==> flow/design.v <==
module FIR_low_pass_filter(
	input clk,
	input rst,
	input [7:0]FIR_IN,
	output reg [16:0]FIR_OUT
);
reg[7:0] delay_pipeline1;
reg[7:0] delay_pipeline2;
reg[7:0] delay_pipeline3;
reg[7:0] delay_pipeline4;
reg[7:0] delay_pipeline5;
reg[7:0] delay_pipeline6;
reg[7:0] delay_pipeline7;
reg[7:0] delay_pipeline8;
reg[7:0] delay_pipeline9;
wire[7:0] coeff1 = 8'd7;	 
wire[7:0] coeff2 = 8'd5;
wire[7:0] coeff3 = 8'd51;
wire[7:0] coeff4 = 8'd135;
wire[7:0] coeff5 = 8'd179;
wire[7:0] coeff6 = 8'd135;
wire[7:0] coeff7 = 8'd51;
wire[7:0] coeff8 = 8'd5;
wire[7:0] coeff9 = 8'd7;
reg signed [16:0] multi_data1 ; 
reg signed [16:0] multi_data2 ;
reg signed [16:0] multi_data3 ;
reg signed [16:0] multi_data4 ;
reg signed [16:0] multi_data5 ;
reg signed [16:0] multi_data6 ;
reg signed [16:0] multi_data7 ;
reg signed [16:0] multi_data8 ;
reg signed [16:0] multi_data9 ;
always@(posedge clk or negedge rst)
if(!rst)
begin
	delay_pipeline1 <= 8'b0 ;
	delay_pipeline2 <= 8'b0 ;
	delay_pipeline3 <= 8'b0 ;
	delay_pipeline4 <= 8'b0 ;
	delay_pipeline5 <= 8'b0 ;
	delay_pipeline6 <= 8'b0 ;
	delay_pipeline7 <= 8'b0 ;
	delay_pipeline8 <= 8'b0 ;
	delay_pipeline9 <= 8'b0 ;
end
else
begin
	delay_pipeline1 <= FIR_IN;
	delay_pipeline2 <= delay_pipeline1 ;
	delay_pipeline3 <= delay_pipeline2 ;
	delay_pipeline4 <= delay_pipeline3 ;
	delay_pipeline5 <= delay_pipeline4 ;
	delay_pipeline6 <= delay_pipeline5 ;
	delay_pipeline7 <= delay_pipeline6 ;
	delay_pipeline8 <= delay_pipeline7 ;
	delay_pipeline9 <= delay_pipeline8 ;
end
always@(posedge clk or negedge rst)  
	if(!rst)
		multi_data1 <= 17'b0 ;
	else
		multi_data1 <= delay_pipeline1*coeff1 ;
always@(posedge clk or negedge rst)  
	if(!rst)
		multi_data2 <= 17'b0 ;
	else
		multi_data2 <= delay_pipeline2*coeff2 ;
always@(posedge clk or negedge rst)  
	if(!rst)
		multi_data3 <= 17'b0 ;
	else
		multi_data3 <= delay_pipeline3*coeff3 ;
always@(posedge clk or negedge rst)  
	if(!rst)
		multi_data4 <= 17'b0 ;
	else
		multi_data4 <= delay_pipeline4*coeff4 ;
always@(posedge clk or negedge rst)  
	if(!rst)
		multi_data5 <= 17'b0 ;
	else
		multi_data5 <= delay_pipeline5*coeff5 ;
always@(posedge clk or negedge rst)  
	if(!rst)
		multi_data6 <= 17'b0 ;
	else
		multi_data6 <= delay_pipeline6*coeff6 ;
always@(posedge clk or negedge rst)  
	if(!rst)
		multi_data7 <= 17'b0 ;
	else
		multi_data7 <= delay_pipeline7*coeff7 ;
always@(posedge clk or negedge rst)  
	if(!rst)
		multi_data8 <= 17'b0 ;
	else
		multi_data8 <= delay_pipeline8*coeff8 ;
always@(posedge clk or negedge rst)  
	if(!rst)
		multi_data9 <= 17'b0 ;
	else
		multi_data9 <= delay_pipeline9*coeff9 ;
always@(posedge clk or negedge rst)
	if(!rst)
		FIR_OUT <= 16'b0 ;
	else
		FIR_OUT <= multi_data1 + multi_data2 + multi_data3 + multi_data4 +multi_data5 + multi_data6 + multi_data7 + multi_data8 + multi_data9 ;
endmodule
Reports on FIR_low_pass_filter
Tool output for the design above, in the order of the flow.
Lines are those of the file above, counted from 1.
Not given: n/a
Inputs
  top module: FIR_low_pass_filter
  clock port: clk
  cell library: sky130hd
  corner: tt_025C_1v80

Word level
Counts by Yosys on the flattened word-level netlist (proc, flatten, opt, wreduce; memories kept). Register bits leave out memories and registers merged into their read ports (data or address); mux counts leave out enables and synchronous resets folded into registers. Print and check cells are left out. Cells with the same type and inputs are merged into one.
Bit counts
  register bits: 209
  bits of input ports: 10
  output and inout port bits: 17
  word-level cells: 36
Operators by class
  add/subtract/negate cells: 8
  $mul: 9
Operators with widths (count)
  8-bit by 8-bit multiplier with 16-bit output (second input constant): 3
  8-bit by 6-bit multiplier with 14-bit output (second input constant): 2
  8-bit by 3-bit multiplier with 11-bit output (second input constant): 4
  17-bit by 12-bit adder with 17-bit output: 2
  17-bit adder: 2
  15-bit by 16-bit adder with 17-bit output: 1
  17-bit by 15-bit adder with 17-bit output: 1
  12-bit by 14-bit adder with 15-bit output: 1
  11-bit by 11-bit adder with 12-bit output: 1

Logic depth
Yosys ltp: most cells in a row. Word level: on the elaborated netlist, between registers, memories and ports. Mapped: between sequential cells and ports; inverters and the memories' decode and read muxes count.
Logic depth
  depth in word-level cells: 8
  ABC_AREA: 0
  mapped depth: 17

Synthesis result
Source: synth_stat.txt of the flow (Yosys; design flattened, memories mapped). It holds for the ABC_AREA given above (unset counts as 0); a run with the other value may have another netlist.
Synthesis totals
  cells in the netlist: 1265
  mapped area: 14521.4 um^2
  sequential part of the area: 4979.8 um^2
  flip-flop cells: 199
  buffer cells: 1
Cells by type
  sky130_fd_sc_hd__dfrtp_1: count 199, total area 4.98E+03 um^2
  sky130_fd_sc_hd__fa_1: count 150, total area 3002.88 um^2
  sky130_fd_sc_hd__ha_1: count 239, total area 2.99E+03 um^2
  sky130_fd_sc_hd__inv_1: count 308, total area 1.16E+03 um^2
  sky130_fd_sc_hd__xnor2_1: count 64, total area 560.538 um^2
  sky130_fd_sc_hd__a21oi_1: count 59, total area 295.283 um^2
  sky130_fd_sc_hd__xor2_1: count 19, total area 166.41 um^2
  sky130_fd_sc_hd__a21o_1: count 22, total area 165.158 um^2
  sky130_fd_sc_hd__o21ai_0: count 31, total area 155.149 um^2
  sky130_fd_sc_hd__nor2_1: count 40, total area 150.144 um^2
  sky130_fd_sc_hd__nand2_1: count 28, total area 105.101 um^2
  sky130_fd_sc_hd__o21bai_1: count 13, total area 97.594 um^2
  sky130_fd_sc_hd__o21a_1: count 10, total area 75.072 um^2
  sky130_fd_sc_hd__nor2b_1: count 10, total area 62.56 um^2
  sky130_fd_sc_hd__a211oi_1: count 6, total area 45.043 um^2
  sky130_fd_sc_hd__nand2b_1: count 7, total area 43.792 um^2
  sky130_fd_sc_hd__nor3_1: count 7, total area 35.034 um^2
  sky130_fd_sc_hd__o21ai_1: count 7, total area 35.034 um^2
Not listed: further types 30, cells in them 46.

Worst setup path after synthesis
Source: OpenSTA report_checks on the synthesized netlist (no wires, ideal clock, input and output delay 20% of the period each), path of least setup slack; recovery checks are left aside. Register names are those of the netlist, which keeps one name where synthesis merged equal registers.
Timing after synthesis
  kind: reg2reg
  start: register multi_data1[2]
  end: register FIR_OUT[16]
  period: 7.0 ns
  data arrival time: 4.169 ns
  setup slack: 2.705 ns
  delay of the path: 4.294 ns
  stages: 18
  path buffers: 0
  period reached after synthesis: 4.295 ns
"delay of the path" = arrival - input delay + setup time.
"stages": output pins that drive a net of the path, with the launching flip-flop's if there is one; two outputs of one cell count as two.
"period reached after synthesis" is the clock period less the worst setup slack; recovery checks do not enter. This is arithmetic on one report: input and output delays are still those of the set period (20% each).
The rows between start and end are the longest chain of elaborated cells between them; the timing report does not say that the signal goes this way. Where chains are equally long, one stands for them.
Each line given opens the expression or statement behind the cell; cells for indexed reads and writes are added by Yosys, which also makes memories of some case tables.
Between the ends, after synthesis
  path through: sky130_fd_sc_hd__dfrtp_1 sky130_fd_sc_hd__inv_1 sky130_fd_sc_hd__fa_1 sky130_fd_sc_hd__inv_1 sky130_fd_sc_hd__fa_1 sky130_fd_sc_hd__fa_1 sky130_fd_sc_hd__inv_1 sky130_fd_sc_hd__fa_1 sky130_fd_sc_hd__inv_1 sky130_fd_sc_hd__ha_1 sky130_fd_sc_hd__inv_1 sky130_fd_sc_hd__fa_1 sky130_fd_sc_hd__nor2b_4 sky130_fd_sc_hd__o31a_1 sky130_fd_sc_hd__o41ai_4 sky130_fd_sc_hd__or2_4 sky130_fd_sc_hd__a41o_1 sky130_fd_sc_hd__xnor2_1
  cells in the longest elaborated chain: 8
  elaborated cells between the ends (all ways): 8
Ends and longest elaborated chain, after synthesis
  from (assign): line 61  | multi_data1 <= 17'b0 ;
  from (assign): line 63  | multi_data1 <= delay_pipeline1*coeff1 ;
  11-bit by 11-bit adder with 12-bit output: line 108  | FIR_OUT <= multi_data1 + multi_data2 + multi_data3 + multi_data4 +multi_data5 + multi_data6 + multi_data7 + mu ...
  12-bit by 14-bit adder with 15-bit output: line 108
  15-bit by 16-bit adder with 17-bit output: line 108
  17-bit adder (2 in a row): line 108
  17-bit by 15-bit adder with 17-bit output: line 108
  17-bit by 12-bit adder with 17-bit output (2 in a row): line 108
  to (assign): line 106  | FIR_OUT <= 16'b0 ;
  to (assign): line 108
  to (decl): line 5  | output reg [16:0]FIR_OUT

Timing after layout
From the final timing report of flow run 1: the path of least setup slack in the routed layout; clock arrival at registers is part of the times.
Timing after layout
  kind: reg2reg
  start: register multi_data1[2]
  end: register FIR_OUT[16]
  period: 6.09 ns
  data arrival time: 4.93 ns
  setup slack: 1.51 ns
  stages: 18
  path buffers: 0
The rows between start and end are the longest chain of elaborated cells between them; the timing report does not say that the signal goes this way. Where chains are equally long, one stands for them.
Between the ends, after layout
  path through: sky130_fd_sc_hd__dfrtp_1 sky130_fd_sc_hd__inv_1 sky130_fd_sc_hd__fa_1 sky130_fd_sc_hd__inv_1 sky130_fd_sc_hd__fa_1 sky130_fd_sc_hd__fa_1 sky130_fd_sc_hd__inv_1 sky130_fd_sc_hd__fa_1 sky130_fd_sc_hd__inv_1 sky130_fd_sc_hd__ha_1 sky130_fd_sc_hd__inv_1 sky130_fd_sc_hd__fa_1 sky130_fd_sc_hd__nor2b_4 sky130_fd_sc_hd__o31a_1 sky130_fd_sc_hd__o41ai_4 sky130_fd_sc_hd__or2_4 sky130_fd_sc_hd__a41o_1 sky130_fd_sc_hd__xnor2_1
  cells in the longest elaborated chain: 8
  elaborated cells between the ends (all ways): 8
Ends and longest elaborated chain, after layout
  from (assign): line 61  | multi_data1 <= 17'b0 ;
  from (assign): line 63  | multi_data1 <= delay_pipeline1*coeff1 ;
  11-bit by 11-bit adder with 12-bit output: line 108  | FIR_OUT <= multi_data1 + multi_data2 + multi_data3 + multi_data4 +multi_data5 + multi_data6 + multi_data7 + mu ...
  12-bit by 14-bit adder with 15-bit output: line 108
  15-bit by 16-bit adder with 17-bit output: line 108
  17-bit adder (2 in a row): line 108
  17-bit by 15-bit adder with 17-bit output: line 108
  17-bit by 12-bit adder with 17-bit output (2 in a row): line 108
  to (assign): line 106  | FIR_OUT <= 16'b0 ;
  to (assign): line 108
  to (decl): line 5  | output reg [16:0]FIR_OUT

Appendix: measured runs

Measured results for FIR_low_pass_filter: 2 stored runs of the Yosys and OpenROAD flow on sky130hd. The settings differ; the order carries no meaning. The constraints put input and output delay at 20% of the set period each and load the outputs with 0.01 pF.
"achieved clock period (ns)": clock period set for the run, less the worst setup slack. It is reckoned from that one timing run; input and output delays stay at 20% of the period that was set.
"worst setup path time (ns)" = time allowed to the worst setup path (clock period - input delay - output delay, where it has them) - its slack; a late launch clock adds to it, a late capture clock takes from it.

Flow files of flow run 1
==> flow/run.sh <==
#!/bin/bash
# the make line also repeats the synthesis and layout settings of config.mk as NAME=value (left out here)
make -C /OpenROAD-flow-scripts/flow DESIGN_CONFIG=/design/flow/config.mk WORK_HOME=/design/flow/orfs CLKGATE_MAP_FILE= finish
==> flow/config.mk <==
export PLATFORM = sky130hd
export DESIGN_NAME = FIR_low_pass_filter
export DESIGN_NICKNAME = FIR_low_pass_filter
export VERILOG_FILES = /design/flow/design.v
export SDC_FILE = /design/flow/constraint.sdc
export NUM_CORES = 4
export LEC_CHECK = 0
export CAP_MARGIN = 10
export CORE_ASPECT_RATIO = 0.72
export CORE_MARGIN = 2
export CORE_UTILIZATION = 34
export PLACE_DENSITY = 0.7
export SETUP_SLACK_MARGIN = 0.88
export SLEW_MARGIN = 5
==> flow/constraint.sdc <==
create_clock -name core_clock -period 6.09 [get_ports {clk}]
set_input_delay 1.2180 -clock core_clock [delete_from_list [all_inputs] [get_ports {clk}]]
set_output_delay 1.2180 -clock core_clock [all_outputs]
set_load 0.01 [all_outputs]

report of flow run 1
yosys chip area after synthesis (um^2): 14521.4
finish__design__die__area: 44401.5
finish__design__instance__area__stdcell: 16140.5
finish__design__instance__utilization: 0.3817
finish__timing__setup__ws: 1.505
finish__timing__setup__tns: 0.000
finish__timing__hold__ws: 0.431
achieved clock period (ns): 4.585
worst setup path time (ns): 4.58
worst setup path kind: reg2reg

Flow files of flow run 2
==> flow/run.sh <==
#!/bin/bash
# the make line also repeats the synthesis and layout settings of config.mk as NAME=value (left out here)
make -C /OpenROAD-flow-scripts/flow DESIGN_CONFIG=/design/flow/config.mk WORK_HOME=/design/flow/orfs CLKGATE_MAP_FILE= finish
==> flow/config.mk <==
export PLATFORM = sky130hd
export DESIGN_NAME = FIR_low_pass_filter
export DESIGN_NICKNAME = FIR_low_pass_filter
export VERILOG_FILES = /design/flow/design.v
export SDC_FILE = /design/flow/constraint.sdc
export NUM_CORES = 4
export LEC_CHECK = 0
export ABC_AREA = 0
export CAP_MARGIN = 10
export CELL_PAD_IN_SITES_DETAIL_PLACEMENT = 1
export CORE_MARGIN = 9
export CORE_UTILIZATION = 70
export CTS_CLUSTER_DIAMETER = 284
export CTS_CLUSTER_SIZE = 82
export GPL_TIMING_DRIVEN = 1
export HOLD_SLACK_MARGIN = 0.13
export PLACE_DENSITY_LB_ADDON = 0.28
export SETUP_SLACK_MARGIN = 0.13
export SLEW_MARGIN = 25
export TNS_END_PERCENT = 30
==> flow/constraint.sdc <==
create_clock -name core_clock -period 3.65 [get_ports {clk}]
set_input_delay 0.7300 -clock core_clock [delete_from_list [all_inputs] [get_ports {clk}]]
set_output_delay 0.7300 -clock core_clock [all_outputs]
set_load 0.01 [all_outputs]

report of flow run 2: did not finish, place, DPL-0033
